==> flow/design.v <==
module median
#(
    parameter MEM_DATA_WIDTH = 32,
    parameter LUT_ADDR_WIDTH = 10,  
    parameter MEM_ADDR_WIDTH = 10,  
    parameter PIXEL_DATA_WIDTH = 8,
    parameter IMG_WIDTH  = 320,
    parameter IMG_HEIGHT = 320
)(
    input clk,  
    input rst_n,  
    input [31:0] word0,
    input [31:0] word1,
    input [31:0] word2,
    output [PIXEL_DATA_WIDTH-1:0] pixel1,
    output [PIXEL_DATA_WIDTH-1:0] pixel2,
    output [PIXEL_DATA_WIDTH-1:0] pixel3,
    output [PIXEL_DATA_WIDTH-1:0] pixel4,
    output [LUT_ADDR_WIDTH-1:0] raddr_a,
    output [LUT_ADDR_WIDTH-1:0] raddr_b,
    output [LUT_ADDR_WIDTH-1:0] raddr_c,
    output [MEM_ADDR_WIDTH-1:0] waddr
);
    wire [PIXEL_DATA_WIDTH-1:0] x2_y1;
    wire [PIXEL_DATA_WIDTH-1:0] x2_y0;
    wire [PIXEL_DATA_WIDTH-1:0] x2_ym1;
    wire [PIXEL_DATA_WIDTH-1:0] x1_y1;
    wire [PIXEL_DATA_WIDTH-1:0] x1_y0;
    wire [PIXEL_DATA_WIDTH-1:0] x1_ym1;
    wire [PIXEL_DATA_WIDTH-1:0] x0_y1;
    wire [PIXEL_DATA_WIDTH-1:0] x0_y0;
    wire [PIXEL_DATA_WIDTH-1:0] x0_ym1;
    wire [PIXEL_DATA_WIDTH-1:0] xm1_y1;
    wire [PIXEL_DATA_WIDTH-1:0] xm1_y0;
    wire [PIXEL_DATA_WIDTH-1:0] xm1_ym1;
    assign x2_y1   = word0[PIXEL_DATA_WIDTH-1:0];
    assign x2_y0   = word1[PIXEL_DATA_WIDTH-1:0];
    assign x2_ym1  = word2[PIXEL_DATA_WIDTH-1:0];
    assign x1_y1   = word0[(PIXEL_DATA_WIDTH*2)-1:PIXEL_DATA_WIDTH];
    assign x1_y0   = word1[(PIXEL_DATA_WIDTH*2)-1:PIXEL_DATA_WIDTH];
    assign x1_ym1  = word2[(PIXEL_DATA_WIDTH*2)-1:PIXEL_DATA_WIDTH];
    assign x0_y1   = word0[(PIXEL_DATA_WIDTH*3)-1:(PIXEL_DATA_WIDTH*2)];
    assign x0_y0   = word1[(PIXEL_DATA_WIDTH*3)-1:(PIXEL_DATA_WIDTH*2)];
    assign x0_ym1  = word2[(PIXEL_DATA_WIDTH*3)-1:(PIXEL_DATA_WIDTH*2)];
    assign xm1_y1  = word0[(PIXEL_DATA_WIDTH*4)-1:(PIXEL_DATA_WIDTH*3)];
    assign xm1_y0  = word1[(PIXEL_DATA_WIDTH*4)-1:(PIXEL_DATA_WIDTH*3)];
    assign xm1_ym1 = word2[(PIXEL_DATA_WIDTH*4)-1:(PIXEL_DATA_WIDTH*3)];
    wire [PIXEL_DATA_WIDTH-1:0] c3l;
    wire [PIXEL_DATA_WIDTH-1:0] c3h;
    wire [PIXEL_DATA_WIDTH-1:0] c3m;
    wire [PIXEL_DATA_WIDTH-1:0] c3l_reg;
    wire [PIXEL_DATA_WIDTH-1:0] c3h_reg;
    wire [PIXEL_DATA_WIDTH-1:0] c3m_reg;
    wire [PIXEL_DATA_WIDTH-1:0] c2l;
    wire [PIXEL_DATA_WIDTH-1:0] c2h;
    wire [PIXEL_DATA_WIDTH-1:0] c2m;
    wire [PIXEL_DATA_WIDTH-1:0] c2l_reg;
    wire [PIXEL_DATA_WIDTH-1:0] c2h_reg;
    wire [PIXEL_DATA_WIDTH-1:0] c2m_reg;
    wire [PIXEL_DATA_WIDTH-1:0] c1l;
    wire [PIXEL_DATA_WIDTH-1:0] c1h;
    wire [PIXEL_DATA_WIDTH-1:0] c1m;
    wire [PIXEL_DATA_WIDTH-1:0] c0h;
    wire [PIXEL_DATA_WIDTH-1:0] c0m;
    wire [PIXEL_DATA_WIDTH-1:0] c0l;
    wire [PIXEL_DATA_WIDTH-1:0] p1_sig;
    wire [PIXEL_DATA_WIDTH-1:0] p2_sig;
    wire [PIXEL_DATA_WIDTH-1:0] p3_sig;
    state_machine
    #(
        .LUT_ADDR_WIDTH(LUT_ADDR_WIDTH),
        .IMG_WIDTH(IMG_WIDTH),
        .IMG_HEIGHT(IMG_HEIGHT)
    ) window_contol (
        .clk(clk),  
        .rst_n(rst_n),  
        .raddr_a(raddr_a),
        .raddr_b(raddr_b),
        .raddr_c(raddr_c),
        .waddr(waddr)
    );
    common_network
    #(
        .DATA_WIDTH(PIXEL_DATA_WIDTH)
    ) common_network_u0 (
        .x2_y1(x2_y1),
        .x2_y0(x2_y0),
        .x2_ym1(x2_ym1),
        .x1_y1(x1_y1),
        .x1_y0(x1_y0),
        .x1_ym1(x1_ym1),
        .x0_y1(x0_y1),
        .x0_y0(x0_y0),
        .x0_ym1(x0_ym1),
        .xm1_y1(xm1_y1),
        .xm1_y0(xm1_y0),
        .xm1_ym1(xm1_ym1),
        .c3l(c3l),
        .c3h(c3h),
        .c3m(c3m),
        .c2l(c2l),
        .c2h(c2h),
        .c2m(c2m),
        .c1l(c1l),
        .c1h(c1h),
        .c1m(c1m),
        .c0h(c0h),
        .c0m(c0m),
        .c0l(c0l)
    );
    dff_3_pipe
    #(
        .DATA_WIDTH(PIXEL_DATA_WIDTH)
    ) dff_c3_pipe (
        .clk(clk),
        .rst_n(rst_n),
        .d0(c3h),
        .d1(c3m),
        .d2(c3l),
        .q0(c3h_reg),
        .q1(c3m_reg),
        .q2(c3l_reg)
    );
    dff_3_pipe
    #(
        .DATA_WIDTH(PIXEL_DATA_WIDTH)
    ) dff_c2_pipe (
        .clk(clk),
        .rst_n(rst_n),
        .d0(c2h),
        .d1(c2m),
        .d2(c2l),
        .q0(c2h_reg),
        .q1(c2m_reg),
        .q2(c2l_reg)
    );
    dff_3_pipe
    #(
        .DATA_WIDTH(PIXEL_DATA_WIDTH)
    ) dff_out_pipe (
        .clk(clk),
        .rst_n(rst_n),
        .d0(p1_sig),
        .d1(p2_sig),
        .d2(p3_sig),
        .q0(pixel1),
        .q1(pixel2),
        .q2(pixel3)
    );
    pixel_network
    #(
        .DATA_WIDTH(PIXEL_DATA_WIDTH)
    ) pixel_network_u0 (
        .c3h(c1h),
        .c3m(c1m),
        .c3l(c1l),
        .c2h(c0h),
        .c2m(c0m),
        .c2l(c0l),
        .c1h(c3h_reg),
        .c1m(c3m_reg),
        .c1l(c3l_reg),
        .median(p1_sig)
    );
    pixel_network
    #(
        .DATA_WIDTH(PIXEL_DATA_WIDTH)
    ) pixel_network_u1 (
        .c3h(c2h),
        .c3m(c2m),
        .c3l(c2l),
        .c2h(c1h),
        .c2m(c1m),
        .c2l(c1l),
        .c1h(c0h),
        .c1m(c0m),
        .c1l(c0l),
        .median(p2_sig)
    );
    pixel_network
    #(
        .DATA_WIDTH(PIXEL_DATA_WIDTH)
    ) pixel_network_u2 (
        .c3h(c3h),
        .c3m(c3m),
        .c3l(c3l),
        .c2h(c2h),
        .c2m(c2m),
        .c2l(c2l),
        .c1h(c1h),
        .c1m(c1m),
        .c1l(c1l),
        .median(p3_sig)
    );
    pixel_network
    #(
        .DATA_WIDTH(PIXEL_DATA_WIDTH)
    ) pixel_network_u3 (
        .c3h(c0h),
        .c3m(c0m),
        .c3l(c0l),
        .c2h(c3h_reg),
        .c2m(c3m_reg),
        .c2l(c3l_reg),
        .c1h(c2h_reg),
        .c1m(c2m_reg),
        .c1l(c2l_reg),
        .median(pixel4)
    );
endmodule
module node
#(
    parameter DATA_WIDTH = 8,
    parameter LOW_MUX = 1,  
    parameter HI_MUX = 1  
)(
    input [DATA_WIDTH-1:0] data_a,
    input [DATA_WIDTH-1:0] data_b,
    output reg [DATA_WIDTH-1:0] data_hi,
    output reg [DATA_WIDTH-1:0] data_lo
);
    reg sel0;
    always @(*)
    begin : comparator
        if( data_b > data_a) begin
            sel0 = 1'b0;  
        end else begin
            sel0 = 1'b1;  
        end
    end
    always @(*)
    begin : mux_lo_hi
        case (sel0)
            1'b0 :
            begin
                if(LOW_MUX == 1)
                    data_lo = data_a;
                if(HI_MUX == 1)
                    data_hi = data_b;
            end
            1'b1 :
            begin
                if(LOW_MUX == 1)
                    data_lo = data_b;
                if(HI_MUX == 1)
                    data_hi = data_a;
            end
            default :
            begin
                data_lo = {DATA_WIDTH{1'b0}};
                data_hi = {DATA_WIDTH{1'b0}};
            end
        endcase
    end
endmodule
module pixel_network
#(
    parameter DATA_WIDTH = 8
)(
    input [DATA_WIDTH-1:0] c3h,
    input [DATA_WIDTH-1:0] c3m,
    input [DATA_WIDTH-1:0] c3l,
    input [DATA_WIDTH-1:0] c2h,
    input [DATA_WIDTH-1:0] c2m,
    input [DATA_WIDTH-1:0] c2l,
    input [DATA_WIDTH-1:0] c1h,
    input [DATA_WIDTH-1:0] c1m,
    input [DATA_WIDTH-1:0] c1l,
    output [DATA_WIDTH-1:0] median
);
    wire [DATA_WIDTH-1:0] node_u0_lo;
    wire [DATA_WIDTH-1:0] node_u1_hi;
    wire [DATA_WIDTH-1:0] node_u1_lo;
    wire [DATA_WIDTH-1:0] node_u2_hi;
    wire [DATA_WIDTH-1:0] node_u3_lo;
    wire [DATA_WIDTH-1:0] node_u4_hi;
    wire [DATA_WIDTH-1:0] node_u5_hi;
    wire [DATA_WIDTH-1:0] node_u6_lo;
    wire [DATA_WIDTH-1:0] node_u7_hi;
    wire [DATA_WIDTH-1:0] node_u7_lo;
    wire [DATA_WIDTH-1:0] node_u8_hi;
    node
    #(
        .DATA_WIDTH(DATA_WIDTH),
        .LOW_MUX(1),  
        .HI_MUX(0)  
    ) node_u0 (
        .data_a(c3h),
        .data_b(c2h),
        .data_lo(node_u0_lo)
    );
    node
    #(
        .DATA_WIDTH(DATA_WIDTH),
        .LOW_MUX(1),  
        .HI_MUX(1)  
    ) node_u1 (
        .data_a(c3m),
        .data_b(c2m),
        .data_hi(node_u1_hi),
        .data_lo(node_u1_lo)
    );
    node
    #(
        .DATA_WIDTH(DATA_WIDTH),
        .LOW_MUX(0),  
        .HI_MUX(1)  
    ) node_u2 (
        .data_a(c2l),
        .data_b(c1l),
        .data_hi(node_u2_hi)
    );
    node
    #(
        .DATA_WIDTH(DATA_WIDTH),
        .LOW_MUX(1),  
        .HI_MUX(0)  
    ) node_u3 (
        .data_a(node_u0_lo),
        .data_b(c1h),
        .data_lo(node_u3_lo)
    );
    node
    #(
        .DATA_WIDTH(DATA_WIDTH),
        .LOW_MUX(0),  
        .HI_MUX(1)  
    ) node_u4 (
        .data_a(node_u1_lo),
        .data_b(c1m),
        .data_hi(node_u4_hi)
    );
    node
    #(
        .DATA_WIDTH(DATA_WIDTH),
        .LOW_MUX(0),  
        .HI_MUX(1)  
    ) node_u5 (
        .data_a(c3l),
        .data_b(node_u2_hi),
        .data_hi(node_u5_hi)
    );
    node
    #(
        .DATA_WIDTH(DATA_WIDTH),
        .LOW_MUX(1),  
        .HI_MUX(0)  
    ) node_u6 (
        .data_a(node_u1_hi),
        .data_b(node_u4_hi),
        .data_lo(node_u6_lo)
    );
    node
    #(
        .DATA_WIDTH(DATA_WIDTH),
        .LOW_MUX(1),  
        .HI_MUX(1)  
    ) node_u7 (
        .data_a(node_u3_lo),
        .data_b(node_u6_lo),
        .data_hi(node_u7_hi),
        .data_lo(node_u7_lo)
    );
    node
    #(
        .DATA_WIDTH(DATA_WIDTH),
        .LOW_MUX(0),  
        .HI_MUX(1)  
    ) node_u8 (
        .data_a(node_u7_lo),
        .data_b(node_u5_hi),
        .data_hi(node_u8_hi)
    );
    node
    #(
        .DATA_WIDTH(DATA_WIDTH),
        .LOW_MUX(1),  
        .HI_MUX(0)  
    ) node_u9 (
        .data_a(node_u7_hi),
        .data_b(node_u8_hi),
        .data_lo(median)
    );
endmodule
module state_machine
#(
    parameter LUT_ADDR_WIDTH = 10,
    parameter IMG_WIDTH = 234,
    parameter IMG_HEIGHT = 234
)(
    input clk,  
    input rst_n,  
    output reg [LUT_ADDR_WIDTH-1:0] raddr_a,
    output reg [LUT_ADDR_WIDTH-1:0] raddr_b,
    output reg [LUT_ADDR_WIDTH-1:0] raddr_c,
    output reg [LUT_ADDR_WIDTH-1:0] waddr,
    output reg [1:0] window_line_counter,
    output reg [9:0] window_column_counter,
    output reg [9:0] memory_shift
);
    reg valid;
    always @(posedge clk or negedge rst_n)
    begin : out_memory_counter
        if(~rst_n) begin
            waddr <= {LUT_ADDR_WIDTH{1'b0}};
        end else if(valid) begin
            waddr <= waddr + 1'b1;
        end
    end
    always @(posedge clk or negedge rst_n)
    begin : addr_counter
        if(~rst_n) begin
            window_column_counter <= 10'd0;
            window_line_counter <= 2'b00;
            valid <= 1'b0;
            raddr_a <= {LUT_ADDR_WIDTH{1'b0}};
            raddr_b <= {LUT_ADDR_WIDTH{1'b0}};
            raddr_c <= {LUT_ADDR_WIDTH{1'b0}};
        end else begin
            if(window_column_counter != ((IMG_WIDTH/4)-1)) begin
                window_column_counter <= window_column_counter + 1'b1;
                valid <= 1'b1;
                raddr_a <= raddr_a + 1'b1;
                raddr_b <= raddr_b + 1'b1;
                raddr_c <= raddr_c + 1'b1;
            end else begin
                window_column_counter <= 10'd0;
                case (window_line_counter)
                    2'b00 :
                    begin
                        raddr_a <= raddr_a + 1'b1;
                        raddr_b <= raddr_b - window_column_counter;
                        raddr_c <= raddr_c - window_column_counter;
                        window_line_counter = window_line_counter + 1'b1;
                    end
                    2'b01 :
                    begin
                        raddr_b <= raddr_b + 1'b1;
                        raddr_a <= raddr_a - window_column_counter;
                        raddr_c <= raddr_c - window_column_counter;
                        window_line_counter = window_line_counter + 1'b1;
                    end
                    2'b10 :
                    begin
                        raddr_b <= raddr_b - window_column_counter;
                        raddr_a <= raddr_a - window_column_counter;
                        raddr_c <= raddr_c + 1'b1;
                        window_line_counter = 2'b00;
                    end
                    default :
                    begin
                        raddr_a <= {LUT_ADDR_WIDTH{1'b0}};
                        raddr_b <= {LUT_ADDR_WIDTH{1'b0}};
                        raddr_c <= {LUT_ADDR_WIDTH{1'b0}};
                    end
                endcase
            end
        end
    end
endmodule
module dff_3_pipe
#(
    parameter DATA_WIDTH = 8
)(
    input clk,
    input rst_n,
    input [DATA_WIDTH-1:0] d0,
    input [DATA_WIDTH-1:0] d1,
    input [DATA_WIDTH-1:0] d2,
    output reg [DATA_WIDTH-1:0] q0,
    output reg [DATA_WIDTH-1:0] q1,
    output reg [DATA_WIDTH-1:0] q2
);
always @(posedge clk or negedge rst_n)
begin : register_bank_3u
    if(~rst_n) begin
        q0 <= {DATA_WIDTH{1'b0}};
        q1 <= {DATA_WIDTH{1'b0}};
        q2 <= {DATA_WIDTH{1'b0}};
    end else begin
        q0 <= d0;
        q1 <= d1;
        q2 <= d2;
    end
end
endmodule
module common_network
#(
    parameter DATA_WIDTH = 8
)(
    input [DATA_WIDTH-1:0] x2_y1,
    input [DATA_WIDTH-1:0] x2_y0,
    input [DATA_WIDTH-1:0] x2_ym1,
    input [DATA_WIDTH-1:0] x1_y1,
    input [DATA_WIDTH-1:0] x1_y0,
    input [DATA_WIDTH-1:0] x1_ym1,
    input [DATA_WIDTH-1:0] x0_y1,
    input [DATA_WIDTH-1:0] x0_y0,
    input [DATA_WIDTH-1:0] x0_ym1,
    input [DATA_WIDTH-1:0] xm1_y1,
    input [DATA_WIDTH-1:0] xm1_y0,
    input [DATA_WIDTH-1:0] xm1_ym1,
    output [DATA_WIDTH-1:0] c3l,
    output [DATA_WIDTH-1:0] c3h,
    output [DATA_WIDTH-1:0] c3m,
    output [DATA_WIDTH-1:0] c2l,
    output [DATA_WIDTH-1:0] c2h,
    output [DATA_WIDTH-1:0] c2m,
    output [DATA_WIDTH-1:0] c1l,
    output [DATA_WIDTH-1:0] c1h,
    output [DATA_WIDTH-1:0] c1m,
    output [DATA_WIDTH-1:0] c0h,
    output [DATA_WIDTH-1:0] c0m,
    output [DATA_WIDTH-1:0] c0l
);
    wire [DATA_WIDTH-1:0] node_u0_hi;
    wire [DATA_WIDTH-1:0] node_u0_lo;
    wire [DATA_WIDTH-1:0] node_u1_hi;
    wire [DATA_WIDTH-1:0] node_u1_lo;
    wire [DATA_WIDTH-1:0] node_u2_hi;
    wire [DATA_WIDTH-1:0] node_u2_lo;
    wire [DATA_WIDTH-1:0] node_u3_hi;
    wire [DATA_WIDTH-1:0] node_u3_lo;
    wire [DATA_WIDTH-1:0] node_u4_hi;
    wire [DATA_WIDTH-1:0] node_u4_lo;
    wire [DATA_WIDTH-1:0] node_u5_hi;
    wire [DATA_WIDTH-1:0] node_u5_lo;
    wire [DATA_WIDTH-1:0] node_u6_hi;
    wire [DATA_WIDTH-1:0] node_u6_lo;
    wire [DATA_WIDTH-1:0] node_u7_hi;
    wire [DATA_WIDTH-1:0] node_u7_lo;
    wire [DATA_WIDTH-1:0] node_u8_hi;
    wire [DATA_WIDTH-1:0] node_u8_lo;
    wire [DATA_WIDTH-1:0] node_u9_hi;
    wire [DATA_WIDTH-1:0] node_u9_lo;
    wire [DATA_WIDTH-1:0] node_u10_hi;
    wire [DATA_WIDTH-1:0] node_u10_lo;
    wire [DATA_WIDTH-1:0] node_u11_hi;
    wire [DATA_WIDTH-1:0] node_u11_lo;
    wire [DATA_WIDTH-1:0] node_u12_hi;
    wire [DATA_WIDTH-1:0] node_u12_lo;
    assign c3l = node_u4_lo;
    assign c3h = node_u8_hi;
    assign c3m = node_u8_lo;
    assign c2l = node_u5_lo;
    assign c2h = node_u9_hi;
    assign c2m = node_u9_lo;
    assign c1l = node_u6_lo;
    assign c1h = node_u10_hi;
    assign c1m = node_u10_lo;
    assign c0h = node_u11_hi;
    assign c0m = node_u11_lo;
    assign c0l = node_u7_lo;
    node
    #(
        .DATA_WIDTH(DATA_WIDTH),
        .LOW_MUX(1),  
        .HI_MUX(1)  
    ) node_u0 (
        .data_a(x2_y1),
        .data_b(x2_y0),
        .data_hi(node_u0_hi),
        .data_lo(node_u0_lo)
    );
    node
    #(
        .DATA_WIDTH(DATA_WIDTH),
        .LOW_MUX(1),  
        .HI_MUX(1)  
    ) node_u1 (
        .data_a(x1_y1),
        .data_b(x1_y0),
        .data_hi(node_u1_hi),
        .data_lo(node_u1_lo)
    );
    node
    #(
        .DATA_WIDTH(DATA_WIDTH),
        .LOW_MUX(1),  
        .HI_MUX(1)  
    ) node_u2 (
        .data_a(x0_y1),
        .data_b(x0_y0),
        .data_hi(node_u2_hi),
        .data_lo(node_u2_lo)
    );
    node
    #(
        .DATA_WIDTH(DATA_WIDTH),
        .LOW_MUX(1),  
        .HI_MUX(1)  
    ) node_u3 (
        .data_a(xm1_y1),
        .data_b(xm1_y0),
        .data_hi(node_u3_hi),
        .data_lo(node_u3_lo)
    );
    node
    #(
        .DATA_WIDTH(DATA_WIDTH),
        .LOW_MUX(1),  
        .HI_MUX(1)  
    ) node_u4 (
        .data_a(node_u0_lo),
        .data_b(x2_ym1),
        .data_hi(node_u4_hi),
        .data_lo(node_u4_lo)
    );
    node
    #(
        .DATA_WIDTH(DATA_WIDTH),
        .LOW_MUX(1),  
        .HI_MUX(1)  
    ) node_u5 (
        .data_a(node_u1_lo),
        .data_b(x1_ym1),
        .data_hi(node_u5_hi),
        .data_lo(node_u5_lo)
    );
    node
    #(
        .DATA_WIDTH(DATA_WIDTH),
        .LOW_MUX(1),  
        .HI_MUX(1)  
    ) node_u6 (
        .data_a(node_u2_lo),
        .data_b(x0_ym1),
        .data_hi(node_u6_hi),
        .data_lo(node_u6_lo)
    );
    node
    #(
        .DATA_WIDTH(DATA_WIDTH),
        .LOW_MUX(1),  
        .HI_MUX(1)  
    ) node_u7 (
        .data_a(node_u3_lo),
        .data_b(xm1_ym1),
        .data_hi(node_u7_hi),
        .data_lo(node_u7_lo)
    );
    node
    #(
        .DATA_WIDTH(DATA_WIDTH),
        .LOW_MUX(1),  
        .HI_MUX(1)  
    ) node_u8 (
        .data_a(node_u0_hi),
        .data_b(node_u4_hi),
        .data_hi(node_u8_hi),
        .data_lo(node_u8_lo)
    );
    node
    #(
        .DATA_WIDTH(DATA_WIDTH),
        .LOW_MUX(1),  
        .HI_MUX(1)  
    ) node_u9 (
        .data_a(node_u1_hi),
        .data_b(node_u5_hi),
        .data_hi(node_u9_hi),
        .data_lo(node_u9_lo)
    );
    node
    #(
        .DATA_WIDTH(DATA_WIDTH),
        .LOW_MUX(1),  
        .HI_MUX(1)  
    ) node_u10 (
        .data_a(node_u2_hi),
        .data_b(node_u6_hi),
        .data_hi(node_u10_hi),
        .data_lo(node_u10_lo)
    );
    node
    #(
        .DATA_WIDTH(DATA_WIDTH),
        .LOW_MUX(1),  
        .HI_MUX(1)  
    ) node_u11 (
        .data_a(node_u3_hi),
        .data_b(node_u7_hi),
        .data_hi(node_u11_hi),
        .data_lo(node_u11_lo)
    );
endmodule
Tool chain data of median
Tool output for the design above, in the order of the flow.
Line numbers count from 1 in the design file above.
Cell names lack the library's common part.
{ "design": {"top_module": "median", "clk_port": "clk", "cell_library": "sky130hd", "pvt_corner": "tt_025C_1v80"} }

Word level
Counts by Yosys on the flattened word-level netlist (proc, flatten, opt, wreduce; memories kept). Register bits leave out memories and registers merged into their read ports (data or address). Print and check cells are left out. Cells with the same type and inputs are merged into one.
{ "word_totals": {"reg_bits": 125, "output_inout_bits": 72} }
{ "op_classes": {"reduce_and_logical": 6, "cmp": 52, "bitwise": 1, "n_eq": 3, "addsub": 9, "muxes": 132} }
{ "ops": {"columns": ["operator", "n"], "rows": [
  ["8-bit case mux with 2-bit select", 72],
  ["8-bit greater-than comparator", 52],
  ["10-bit case mux with 2-bit select", 3],
  ["1-bit two-way mux", 52],
  ["10-bit by 1-bit adder with 10-bit output (second input constant)", 5],
  ["10-bit two-way mux", 4],
  ["10-bit subtractor", 3],
  ["10-bit by 7-bit != test with 1-bit output (second input constant)", 1],
  ["2-bit OR reduction", 3],
  ["2-bit case mux with 2-bit select", 1],
  ["2-bit by 1-bit adder with 2-bit output (second input constant)", 1],
  ["2-bit by 1-bit equality test with 1-bit output (second input constant)", 1],
  ["2-bit equality test (second input constant)", 1],
  ["2-bit zero test", 1],
  ["2-bit AND reduction", 1],
  ["2-bit nonzero test", 1],
  ["1-bit inverter", 1]
]} }

Logic depth
Yosys ltp: most cells in a row. Word level: on the elaborated netlist, between registers, memories and ports. Mapped: between sequential cells and ports; inverters and the memories' decode and read muxes count.
{ "depth": {"depth_word": 27, "abc_area": 0, "depth_mapped": 100, "mapped_depth_nobuf": 92} }

Mapped cells and area
Yosys stat after the flow's synthesis: flattened, memories mapped to cells. It holds for the ABC_AREA given above (unset counts as 0); a run with the other value may have another netlist.
The area totals of this step are shown rounded.
{ "synth_totals": {"n_buf": 92, "mapped_cells": 3090, "area_mm2": 0.0234, "ff_cells": 125} }
{ "by_type": {"columns": ["type", "n", "type_area_um2"], "rows": [
  ["ha_1", 429, 5.37E+03],
  ["dfrtp_1", 125, 3128],
  ["mux2i_1", 182, 1.82E+03],
  ["o21ai_0", 245, 1.23E+03],
  ["a21oi_1", 238, 1.19E+03],
  ["inv_1", 307, 1.15E+03],
  ["nand2_1", 276, 1.04E+03],
  ["nor2_1", 213, 799.517],
  ["a21o_1", 92, 690.662],
  ["o21a_1", 70, 525.504],
  ["nand3_1", 103, 515.494],
  ["xnor2_1", 53, 464.195],
  ["mux2_2", 32, 360.346],
  ["nand2b_1", 51, 319.056],
  ["nor2b_1", 45, 281.52],
  ["nand4_1", 41, 256.496],
  ["clkbuf_1", 66, 247.738],
  ["and3_1", 37, 231.472]
]} }
Other cell types: 81; their cells: 485.
The figures by module come from a second, unflattened synthesis with its own total; it is not the netlist above.
{ "unflattened": {"cells_unflattened": 2772, "area_unflattened_mm2": 0.0269} }
Rows give one instance, submodules left out.
{ "by_module": {"columns": ["module", "area_mm2", "seq_area_mm2", "n_cells", "n_inst"], "rows": [
  ["node", 0.000477, 0, 44, 20],
  ["node", 0.000368, 0, 44, 16],
  ["node", 0.000368, 0, 44, 16],
  ["state_machine", 0.00383, 0.00133, 412, 1],
  ["dff_3_pipe #(DATA_WIDTH=8)", 0.000601, 0.000601, 24, 3],
  ["common_network #(DATA_WIDTH=8)", 0, 0, 0, 1],
  ["pixel_network #(DATA_WIDTH=8)", 0, 0, 0, 4],
  ["median", 0, 0, 0, 1]
]} }

Timing after synthesis
Source: OpenSTA report_checks on the synthesized netlist (no wires, ideal clock, input and output delay 20% of the period each), path of least setup slack; recovery checks are left aside. Register names are those of the netlist, which keeps one name where synthesis merged equal registers.
{ "synth_timing": {"kind": "input to output", "startpoint": "in word0[29]", "endpoint": "out pixel4[1]", "input_delay_ns": 6.000, "arrival_ns": 23.066, "out_delay_ns": 6.000, "period_ns": 30.0, "path_delay_ns": 17.066, "driving_pins": 95, "setup_slack_ns": 0.934, "period_less_setup_slack_ns": 29.066} }
"path_delay_ns" is the arrival time less input delay plus setup time.
A path that ends at an output port has no setup time.
"driving_pins": output pins that drive a net of the path, with the launching flip-flop's if there is one; two outputs of one cell count as two.
"period_less_setup_slack_ns" is the clock period less the worst setup slack; recovery checks do not enter. This is arithmetic on one report: input and output delays are still those of the set period (20% each).
Between the ends stands the longest chain of elaborated cells between them, by number of cells; it is not shown to be the way that was timed. Of several equally long chains one is given.
A line is the first line of the expression or statement that the cell stems from. Yosys adds cells for indexed reads and writes and turns some case tables into memories.
{ "synth_between": {"cell_sequence": "inv_1 ha_1 a211oi_1 o21bai_1 and2_1 nor2_1 clkbuf_1 mux2i_1 ha_1 a211oi_1 o221ai_1 a31oi_1 a21oi_1 a31oi_1 nand3_1 clkbuf_1 a21oi_1 inv_1 [59 not listed] a21oi_1 mux2_2 nor2_1 nand2_1 o21ai_0 ha_1 nor2b_1 o21a_1 o21ai_0 nand2b_1 a21oi_1 nor2_1 a211oi_1 a21oi_1 inv_1 nand4_1 a21oi_1 nor3_1", "elab_chain_len": 27, "cells_between": 41, "lines_between": 2, "classes_between": "12 x compare; 29 x mux"} }
{ "synth_rtl": {"columns": ["element", "line", "rtl"], "rows": [
  ["from (decl)", 12, "input [31:0] word0,"],
  ["8-bit greater-than comparator", 225, "if( data_b > data_a) begin"],
  ["1-bit two-way mux", 225, null],
  ["8-bit case mux with 2-bit select", 233, "case (sel0)"],
  ["8-bit greater-than comparator", 225, null],
  ["1-bit two-way mux", 225, null],
  ["8-bit case mux with 2-bit select", 233, null],
  ["8-bit greater-than comparator", 225, null],
  ["[13 not listed]", null, null],
  ["8-bit case mux with 2-bit select", 233, null],
  ["8-bit greater-than comparator", 225, null],
  ["1-bit two-way mux", 225, null],
  ["8-bit case mux with 2-bit select", 233, null],
  ["8-bit greater-than comparator", 225, null],
  ["1-bit two-way mux", 225, null],
  ["8-bit case mux with 2-bit select", 233, null],
  ["to (decl)", 18, "output [PIXEL_DATA_WIDTH-1:0] pixel4,"]
]} }

Timing after layout
From the final timing report of run 2: the path of least setup slack in the routed layout; clock arrival at registers is part of the times.
{ "layout_timing": {"kind": "input to output", "startpoint": "in word0[28]", "endpoint": "out pixel4[3]", "arrival_ns": 20.17, "period_ns": 30.0, "out_delay_ns": 6.00, "input_delay_ns": 6.00, "driving_pins": 92, "setup_slack_ns": 3.83} }
Between the ends stands the longest chain of elaborated cells between them, by number of cells; it is not shown to be the way that was timed. Of several equally long chains one is given.
{ "layout_between": {"cell_sequence": "buf_8 inv_4 ha_4 and4_4 nor2b_4 a21boi_4 nor2_4 buf_12 mux2i_4 ha_1 nand4_1 buf_4 nor2_4 a31oi_4 a21oi_2 a31oi_4 nand3_4 buf_6 [56 not listed] mux2_4 or2_4 nand3_1 o21ai_1 ha_1 nor2b_1 o21a_1 o21ai_1 nand2b_1 a21oi_2 nor2_1 a211oi_2 a21oi_4 inv_4 o21ai_1 a31oi_1 nor3_2 buf_2", "elab_chain_len": 27, "cells_between": 41, "lines_between": 2, "classes_between": "12 x compare; 29 x mux"} }
{ "layout_rtl": {"columns": ["element", "line", "rtl"], "rows": [
  ["from (decl)", 12, "input [31:0] word0,"],
  ["8-bit greater-than comparator", 225, "if( data_b > data_a) begin"],
  ["1-bit two-way mux", 225, null],
  ["8-bit case mux with 2-bit select", 233, "case (sel0)"],
  ["8-bit greater-than comparator", 225, null],
  ["1-bit two-way mux", 225, null],
  ["8-bit case mux with 2-bit select", 233, null],
  ["8-bit greater-than comparator", 225, null],
  ["[13 not listed]", null, null],
  ["8-bit case mux with 2-bit select", 233, null],
  ["8-bit greater-than comparator", 225, null],
  ["1-bit two-way mux", 225, null],
  ["8-bit case mux with 2-bit select", 233, null],
  ["8-bit greater-than comparator", 225, null],
  ["1-bit two-way mux", 225, null],
  ["8-bit case mux with 2-bit select", 233, null],
  ["to (decl)", 18, "output [PIXEL_DATA_WIDTH-1:0] pixel4,"]
]} }

Subject: median on sky130hd, stored results

Hello all,

Measured results for median: 5 stored runs of the Yosys and OpenROAD flow on sky130hd. The settings differ; the order carries no meaning. The constraints put input and output delay at 20% of the set period each and load the outputs with 0.01 pF.
Values from the reports are rounded here.
[
  {
    "run": "run 1",
    "settings": { "ABC_AREA": 1, "CAP_MARGIN": 15, "CELL_PAD_IN_SITES_DETAIL_PLACEMENT": 0, "CELL_PAD_IN_SITES_GLOBAL_PLACEMENT": 0, "CORE_ASPECT_RATIO": 0.58, "CORE_UTILIZATION": 51, "CTS_CLUSTER_DIAMETER": 181, "HOLD_SLACK_MARGIN": 0.09, "MAX_ROUTING_LAYER": "met4", "MIN_ROUTING_LAYER": "met2", "SETUP_SLACK_MARGIN": 5.0, "period_ns": 30.0, "CORE_MARGIN": 2, "SLEW_MARGIN": 20 },
    "outcome": "unfinished; error GRT-0116 in routing"
  },
  {
    "run": "run 2",
    "settings": { "CAP_MARGIN": 35, "CTS_CLUSTER_DIAMETER": 44, "SETUP_SLACK_MARGIN": 5.0, "period_ns": 30.0, "CORE_MARGIN": 2, "CORE_UTILIZATION": 40, "SLEW_MARGIN": 20 },
    "results": { "yosys_chip_area_mm2": 0.0234, "worst_setup_slack_ns": 3.83, "die_footprint_mm2": 0.0603, "finish.utilization_pct": 50.7 }
  },
  {
    "run": "run 3",
    "settings": { "CORE_UTILIZATION": 40, "period_ns": 30.0, "CAP_MARGIN": 20, "CORE_MARGIN": 2, "SLEW_MARGIN": 20 },
    "results": { "finish.utilization_pct": 46.8, "worst_setup_slack_ns": 1.06, "yosys_chip_area_mm2": 0.0234, "die_footprint_mm2": 0.0603 }
  },
  {
    "run": "run 4",
    "settings": { "ABC_AREA": 1, "CAP_MARGIN": 15, "CELL_PAD_IN_SITES_DETAIL_PLACEMENT": 0, "CELL_PAD_IN_SITES_GLOBAL_PLACEMENT": 1, "CORE_ASPECT_RATIO": 0.58, "CORE_UTILIZATION": 51, "CTS_CLUSTER_DIAMETER": 181, "HOLD_SLACK_MARGIN": 0.09, "MAX_ROUTING_LAYER": "met4", "MIN_ROUTING_LAYER": "met1", "SETUP_SLACK_MARGIN": 5.0, "period_ns": 30.0, "CORE_MARGIN": 2, "SLEW_MARGIN": 20 },
    "results": { "worst_setup_slack_ns": 5.56, "yosys_chip_area_mm2": 0.0223, "die_footprint_mm2": 0.0455, "finish.utilization_pct": 60.4 }
  },
  {
    "run": "run 5",
    "settings": { "CORE_MARGIN": 6, "CORE_UTILIZATION": 41, "CTS_CLUSTER_DIAMETER": 89, "GPL_ROUTABILITY_DRIVEN": 0, "GPL_TIMING_DRIVEN": 0, "HOLD_SLACK_MARGIN": -0.02, "PLACE_DENSITY": 0.81, "period_ns": 20.1, "CAP_MARGIN": 20, "SLEW_MARGIN": 20 },
    "results": { "die_footprint_mm2": 0.0628, "finish.utilization_pct": 56.5, "yosys_chip_area_mm2": 0.0234, "worst_setup_slack_ns": -3.39 }
  }
]

Thanks
